==> flow/design.v <==
`timescale 1ns/1ps
module ddr2_test
	(
	input  wire          clk,
	input  wire          reset,
	input  wire          writes_en,
	input  wire          reads_en,
	input  wire          calib_done, 
	output reg           ib_re,
	input  wire [31:0]   ib_data,
	input  wire [7:0]    ib_count,  
	input  wire          ib_valid,
	input  wire          ib_empty,
	output reg           ob_we,
	output reg  [31:0]   ob_data,
	input  wire [9:0]    ob_count,
	output reg           p0_rd_en_o, 
	input  wire          p0_rd_empty,
	input  wire [31:0]   p0_rd_data,
	input  wire          p0_cmd_full,
	output reg           p0_cmd_en,
	output reg  [2:0]    p0_cmd_instr,
	output reg  [29:0]   p0_cmd_byte_addr,
	output wire [5:0]    p0_cmd_bl_o, 
	input  wire          p0_wr_full,
	output reg           p0_wr_en,
	output reg  [31:0]   p0_wr_data,
	output wire [3:0]    p0_wr_mask,
	output reg [26:0]		MEMORY_COUNT  
	);
localparam FIFO_SIZE      = 1024;
localparam BURST_LEN      = 10;   
wire        rd_fifo_afull;
reg  [29:0] cmd_byte_addr_wr, cmd_byte_addr_rd;
reg  [5:0]  burst_cnt;
reg         write_mode;
reg         read_mode;
reg         reset_d;
assign p0_cmd_bl_o = BURST_LEN - 1;
assign p0_wr_mask = 4'b0000;
always @(posedge clk) write_mode <= writes_en;
always @(posedge clk) read_mode <= reads_en;
always @(posedge clk) reset_d <= reset;
integer state;
localparam s_idle  = 0,
           s_write1 = 10,
           s_write2 = 11,
           s_write3 = 12,
           s_read1 = 20,
           s_read2 = 21,
           s_read3 = 22,
           s_read4 = 23,
			  s_writecmd0 = 30,
			  s_writecmd1 = 31,
			  s_readcmd0 = 40,
			  s_readcmd1 = 41;
always @(posedge clk) begin
	if (reset_d) begin
		state           	<= s_idle;
		burst_cnt       	<= BURST_LEN;
		cmd_byte_addr_wr  <= 0;
		cmd_byte_addr_rd  <= 0;
		p0_cmd_instr 		<= 3'b0;
		p0_cmd_byte_addr 	<= 30'b0;
		MEMORY_COUNT		<= 0;
		p0_cmd_instr 	<= 3'd0;
		p0_cmd_en 		<= 1'b0;
		p0_wr_en 		<= 1'b0;
		p0_rd_en_o 		<= 1'b0;
		ib_re 			<= 1'b0;
		ob_we 			<= 1'b0;
	end else begin
		case (state)
			s_idle: begin
				p0_cmd_en 	<= 1'b0;  
				p0_wr_en 	<= 1'b0;	
				p0_rd_en_o 	<= 1'b0;
				ib_re 		<= 1'b0;
				ob_we 		<= 1'b0;
				burst_cnt <= BURST_LEN;
				if ((p0_cmd_full == 1'b0) && (p0_cmd_en == 1'b0) && calib_done==1 && write_mode==1 && (ib_count >= BURST_LEN) && (MEMORY_COUNT<(27'd0-4*BURST_LEN))) begin
					state <= s_write1;
				end else if ((p0_cmd_full == 1'b0) && (p0_cmd_en == 1'b0) && calib_done==1 && read_mode==1 && (ob_count<(FIFO_SIZE-1-4*BURST_LEN) ) && (MEMORY_COUNT>4*BURST_LEN)) begin
					state <= s_readcmd0;
				end
			end
			s_write1: begin
				p0_wr_en <= 1'b0;					  
				ib_re <= 1'b1;
				state <= s_write2;
			end
			s_write2: begin
				ib_re <= 1'b0;
				if(ib_valid==1) begin
					p0_wr_data <= ib_data;
					burst_cnt <= burst_cnt - 1;
					state <= s_write3;
				end
			end
			s_write3: begin
				if (p0_wr_full == 1'b0) begin
					p0_wr_en   <= 1'b1;
					if (burst_cnt == 6'd0) begin
						state <= s_writecmd0;
						MEMORY_COUNT	  <= MEMORY_COUNT+4*BURST_LEN;
					end else begin
						state 			  <= s_write1;
					end
				end
			end
			s_writecmd0: begin
				p0_wr_en    	  <= 1'b0;
				p0_cmd_byte_addr <= cmd_byte_addr_wr;
				cmd_byte_addr_wr <= cmd_byte_addr_wr + 4*BURST_LEN;  
				p0_cmd_instr     <= 3'b000;
				state 			  <= s_writecmd1;
			end
			s_writecmd1: begin
				p0_cmd_en <= 1'b1;				 
				state <= s_idle;					 
			end
			s_readcmd0: begin
				p0_cmd_instr <= 3'b001;						 	 
				p0_cmd_byte_addr <= cmd_byte_addr_rd; 	 
				state <= s_readcmd1;	
			end
			s_readcmd1: begin
				p0_cmd_en <= 1'b1;					 
				state <= s_read1;	
			end
			s_read1: begin
				p0_cmd_en <= 1'b0;				  
				if (p0_rd_empty==0) begin 		  
					p0_rd_en_o  <= 1'b1;			  
					state <= s_read2;
				end
			end
			s_read2: begin
				ob_data <= p0_rd_data;		 
				p0_rd_en_o  <= 1'b0;					 	 
				state <= s_read3;
			end
			s_read3: begin
				ob_we 		  <= 1'b1;		 
				burst_cnt <= burst_cnt - 1;		 
				state <= s_read4;
			end
			s_read4: begin
				ob_we <= 1'b0;								 
				if ((burst_cnt == 6'd0)) begin 	 
					MEMORY_COUNT <= MEMORY_COUNT - 4*BURST_LEN; 			 
					cmd_byte_addr_rd	<= cmd_byte_addr_rd + 4*BURST_LEN;  
					state <= s_idle;
				end else begin
					state <= s_read1;
				end
			end
		endcase
	end
end
endmodule
## Tool chain data of ddr2_test

Tool output for the design above, in the order of the flow.
Line numbers count from 1 in the design file above.
Operators carry their Yosys type and port widths (W data, S select, Z words).
Library cell names are shortened.
Not given: --

| inputs | value |
|---|---|
| top | ddr2_test |
| clock | clk |
| library | sky130hd |
| corner | tt_025C_1v80 |

## Elaborated design

Source: Yosys, flattened and elaborated, memories not mapped. Widths are those after wreduce. Registers that Yosys merges into a memory's read port (data or address) are not register bits. Print and check cells do not count. Equal cells are merged and count once.

| storage and ports | value |
|---|---|
| register bits after elaboration | 230 |
| bits of input ports | 92 |
| output and inout bits | 139 |
| cells after elaboration | 102 |

| operators by class | value |
|---|---|
| $add $sub $neg | 5 |
| order comparisons | 4 |
| equality and inequality tests | 17 |
| mux-type cells | 23 |
| bitwise operators | 3 |
| reductions and logical operators | 33 |

Operators by type and width:

| operator | count |
|---|---|
| $pmux W32 S12 | 1 |
| $eq A32 B5 Y1 const B | 6 |
| $mux W32 | 5 |
| $eq A32 B4 Y1 const B | 3 |
| $mux W27 | 3 |
| $eq A32 B6 Y1 const B | 2 |
| $add A30 B6 Y30 const B | 2 |
| $pmux W30 S2 | 1 |
| $pmux W27 S2 | 1 |
| $lt A27 B32 Y1 const B | 1 |
| $logic_not A32 Y1 | 1 |
| $add A27 B6 Y27 const B | 1 |
| $sub A27 B6 Y27 const B | 1 |
| $gt A27 B6 Y1 const B | 1 |
| $pmux W6 S3 | 1 |
| $reduce_bool A2 Y1 | 7 |
| $reduce_bool A12 Y1 | 1 |
| $lt A10 B10 Y1 const B | 1 |
| $ne A2 B2 Y1 const B | 5 |
| $reduce_and A2 Y1 | 5 |
| $reduce_or A2 Y1 | 5 |
| $mux W5 | 2 |
| $pmux W1 S2 | 5 |
| $logic_and A1 B1 Y1 | 8 |
| $ge A8 B4 Y1 const B | 1 |
| $sub A6 B1 Y6 const B | 1 |
| $logic_not A6 Y1 | 1 |
| $pmux W3 S2 | 1 |

Not listed: further kinds 9, cells in them 12.

## Depth

Longest topological path by Yosys (ltp), each cell counted once; first at word level (registers and memories cut), then after technology mapping (sequential cells cut; the memories' decode and read muxes count).

| logic depth | value |
|---|---|
| word-level depth | 9 |
| ABC_AREA | 0 |
| depth in mapped cells | 7 |
| depth with buffers taken out | 7 |

## Netlist

Yosys stat after the flow's synthesis: flattened, memories mapped to cells. It holds for the ABC_AREA given above (unset counts as 0); a run with the other value may have another netlist.

Cell types:

| cell | count | total area (um^2) |
|---|---|---|
| dfxtp_1 | 132 | 2.64E+03 |
| edfxtp_1 | 64 | 1.92E+03 |
| nor2_1 | 138 | 517.997 |
| xnor2_1 | 52 | 455.437 |
| a21oi_1 | 48 | 240.23 |
| mux2i_1 | 22 | 220.211 |
| nor4_1 | 28 | 175.168 |
| a211oi_1 | 19 | 142.637 |
| buf_4 | 18 | 135.13 |
| nor3_1 | 26 | 130.125 |
| nor2b_1 | 19 | 118.864 |
| clkbuf_1 | 30 | 112.608 |
| nand2_1 | 30 | 112.608 |
| nand3_1 | 20 | 100.096 |
| or3_1 | 15 | 93.84 |
| o21ai_0 | 18 | 90.086 |
| ha_1 | 7 | 87.584 |
| xor2_1 | 10 | 87.584 |

Not listed: further types 38, cells in them 131.

| mapped netlist | value |
|---|---|
| standard cells after synthesis | 827 |
| synthesis area | 8299.2 um^2 |
| sequential part of the area | 4564.4 um^2 |
| flip-flop cells | 196 |
| buffers | 62 |

## Timing after synthesis

Source: OpenSTA report_checks on the synthesized netlist (no wires, ideal clock, input and output delay 20% of the period each), path of least setup slack; recovery checks are left aside. Register names are those of the netlist, which keeps one name where synthesis merged equal registers.

| timing after synthesis | value |
|---|---|
| path kind | reg2reg |
| start point | register reset_d |
| end point | register ob_data[0] |
| clock period | 3000 ps |
| library setup time | 426 ps |
| time at the first pin | 0 ps |
| arrival | 2179 ps |
| required time | 2574 ps |
| slack | 395 ps |
| path delay | 2605 ps |
| driving pins on the path | 4 |
| buffers on the path | 2 |
| period reached after synthesis | 2605 ps |

"path delay" is the arrival time less input delay plus setup time.
"driving pins on the path" counts driving pins, that of a launching flip-flop among them; a cell with two outputs on the path counts twice.
"period reached after synthesis" is the clock period less the worst setup slack; recovery checks do not enter. This is arithmetic on one report: input and output delays are still those of the set period (20% each).
The rows between start and end are the longest chain of elaborated cells between them; the timing report does not say that the signal goes this way. Where chains are equally long, one stands for them.
Each line given opens the expression or statement behind the cell; cells for indexed reads and writes are added by Yosys, which also makes memories of some case tables.

| on the way, after synthesis | value |
|---|---|
| cell sequence | dfxtp_1 -> clkbuf_1 -> buf_1 -> nor2b_1 |
| length of the longest elaborated chain | 2 |
| elaborated cells between the ends (all ways) | 2 |
| RTL lines with such cells | 0 |
| those cells by class | logic: 1; reduce/logical: 1 |

RTL lines, path after synthesis:

| what | line | text |
|---|---|---|
| start: declaration | 38 | `reg         reset_d;` |
| start: assignment | 43 | `always @(posedge clk) reset_d <= reset;` |
| $not A1 Y1 | -- |  |
| $reduce_and A2 Y1 | -- |  |
| end: assignment | 139 | `ob_data <= p0_rd_data;` |
| end: declaration | 15 | `output reg [31:0] ob_data,` |

## Worst path after layout

From the final timing report of stored run 1: the path of least setup slack in the routed layout; clock arrival at registers is part of the times.
The path's times are printed in steps of 10 ps; the period is the one set.

| timing after layout | value |
|---|---|
| path kind | reg2reg |
| start point | register MEMORY_COUNT[9] |
| end point | register MEMORY_COUNT[26] |
| clock period | 2430 ps |
| library setup time | 110 ps |
| time at the first pin | 420 ps |
| arrival | 2500 ps |
| required time | 2750 ps |
| slack | 250 ps |
| driving pins on the path | 6 |
| buffers on the path | 0 |

The rows between start and end are the longest chain of elaborated cells between them; the timing report does not say that the signal goes this way. Where chains are equally long, one stands for them.
At most two assigning lines are given for a register; there are more.

| on the way, after layout | value |
|---|---|
| cell sequence | dfxtp_1 -> nand4_1 -> nor4_1 -> o2111ai_1 -> a211oi_1 -> mux2_2 |
| length of the longest elaborated chain | 4 |
| elaborated cells between the ends (all ways) | 6 |
| RTL lines with such cells | 6 |
| those cells by class | add/sub: 2; mux: 4 |

RTL lines, path after layout:

| what | line | text |
|---|---|---|
| start: declaration | 29 | `output reg [26:0] MEMORY_COUNT` |
| start: assignment | 105 | `MEMORY_COUNT <= MEMORY_COUNT+4*BURST_LEN;` |
| start: assignment | 151 | `MEMORY_COUNT <= MEMORY_COUNT - 4*BURST_LEN;` |
| $add A27 B6 Y27 | 105 |  |
| $mux W27 | 103 | `if (burst_cnt == 6'd0) begin` |
| $mux W27 | 101 | `if (p0_wr_full == 1'b0) begin` |
| $pmux W27 S2 | 73 | `case (state)` |
| end: assignment | 105 |  |
| end: assignment | 151 |  |
| end: declaration | 29 |  |

Subject: flow runs of ddr2_test

Hi,

Stored flow runs of ddr2_test (4 of them; Yosys, OpenROAD, sky130hd). They differ in their settings and are not a sequence. Constraints: input delay and output delay 20% of the set period each, output load 0.01 pF.
"achieved period" = clock period - worst setup slack. The figure is calculated, with input and output delays left at 20% of the set period.
By "time on the worst setup path" is meant the share of the clock period that the worst setup path is allowed (20% is reserved at inputs, 20% at outputs), minus its slack. Clock arrival times at its registers enter into it.
"total power after layout" rests on the timing tool's default activity at the inputs, not on a simulated workload.
"time on the worst setup path" is known to 10 ps.
Settings: n/a = not set for that run.
Among the results, n/a means that no value is shown for the run.

| name | stored run 1 | stored run 2 | stored run 3 | stored run 4 |
|---|---|---|---|---|
| CORE_UTILIZATION | 40 | 40 | 69 | 56 |
| PLACE_DENSITY | 0.6 | n/a | 0.55 | n/a |
| period_ns | 2.43 | 1.35 | 4.2 | 1.46 |
| CAP_MARGIN | 20 | 20 | 20 | 35 |
| CORE_MARGIN | 2 | 2 | 2 | 2 |
| SLEW_MARGIN | 20 | 20 | 20 | 20 |
| CELL_PAD_IN_SITES_DETAIL_PLACEMENT | n/a | 2 | n/a | n/a |
| CELL_PAD_IN_SITES_GLOBAL_PLACEMENT | n/a | 1 | n/a | n/a |
| CORE_ASPECT_RATIO | n/a | 0.53 | n/a | n/a |
| CTS_CLUSTER_DIAMETER | n/a | 156 | 325 | n/a |
| CTS_CLUSTER_SIZE | n/a | 44 | 28 | n/a |
| GPL_ROUTABILITY_DRIVEN | n/a | 1 | n/a | n/a |
| MAX_ROUTING_LAYER | n/a | met4 | n/a | met5 |
| PLACE_DENSITY_LB_ADDON | n/a | 0.1 | n/a | 0.22 |
| SETUP_SLACK_MARGIN | n/a | -0.02 | 0.63 | 0.24 |
| ABC_AREA | n/a | n/a | 1 | n/a |
| GPL_TIMING_DRIVEN | n/a | n/a | 1 | 0 |
| MIN_ROUTING_LAYER | n/a | n/a | n/a | met2 |
| TNS_END_PERCENT | n/a | n/a | n/a | 25 |
| area of the synthesized netlist (um^2) | 8299.2 | n/a | 8729.6 | n/a |
| die footprint (um^2) | 21915.8 | n/a | 13567.6 | n/a |
| utilization after routing (%) | 55.7 | n/a | 92.0 | n/a |
| setup slack of the worst path (ps) | 250 | n/a | 1563 | n/a |
| setup total negative slack (ps) | 0 | n/a | 0 | n/a |
| worst-case hold slack (ps) | 484 | n/a | 465 | n/a |
| total power after layout (uW) | 6419 | n/a | 3822 | n/a |
| achieved period (ps) | 2180 | n/a | 2637 | n/a |
| time on the worst setup path (ps) | 2180 | n/a | 1800 | n/a |
| worst setup path kind | reg2reg | n/a | in2reg | n/a |

Stored run 2: no results, placement failed with DPL-0033
Stored run 4: no results, routing failed with GRT-0232

Regards
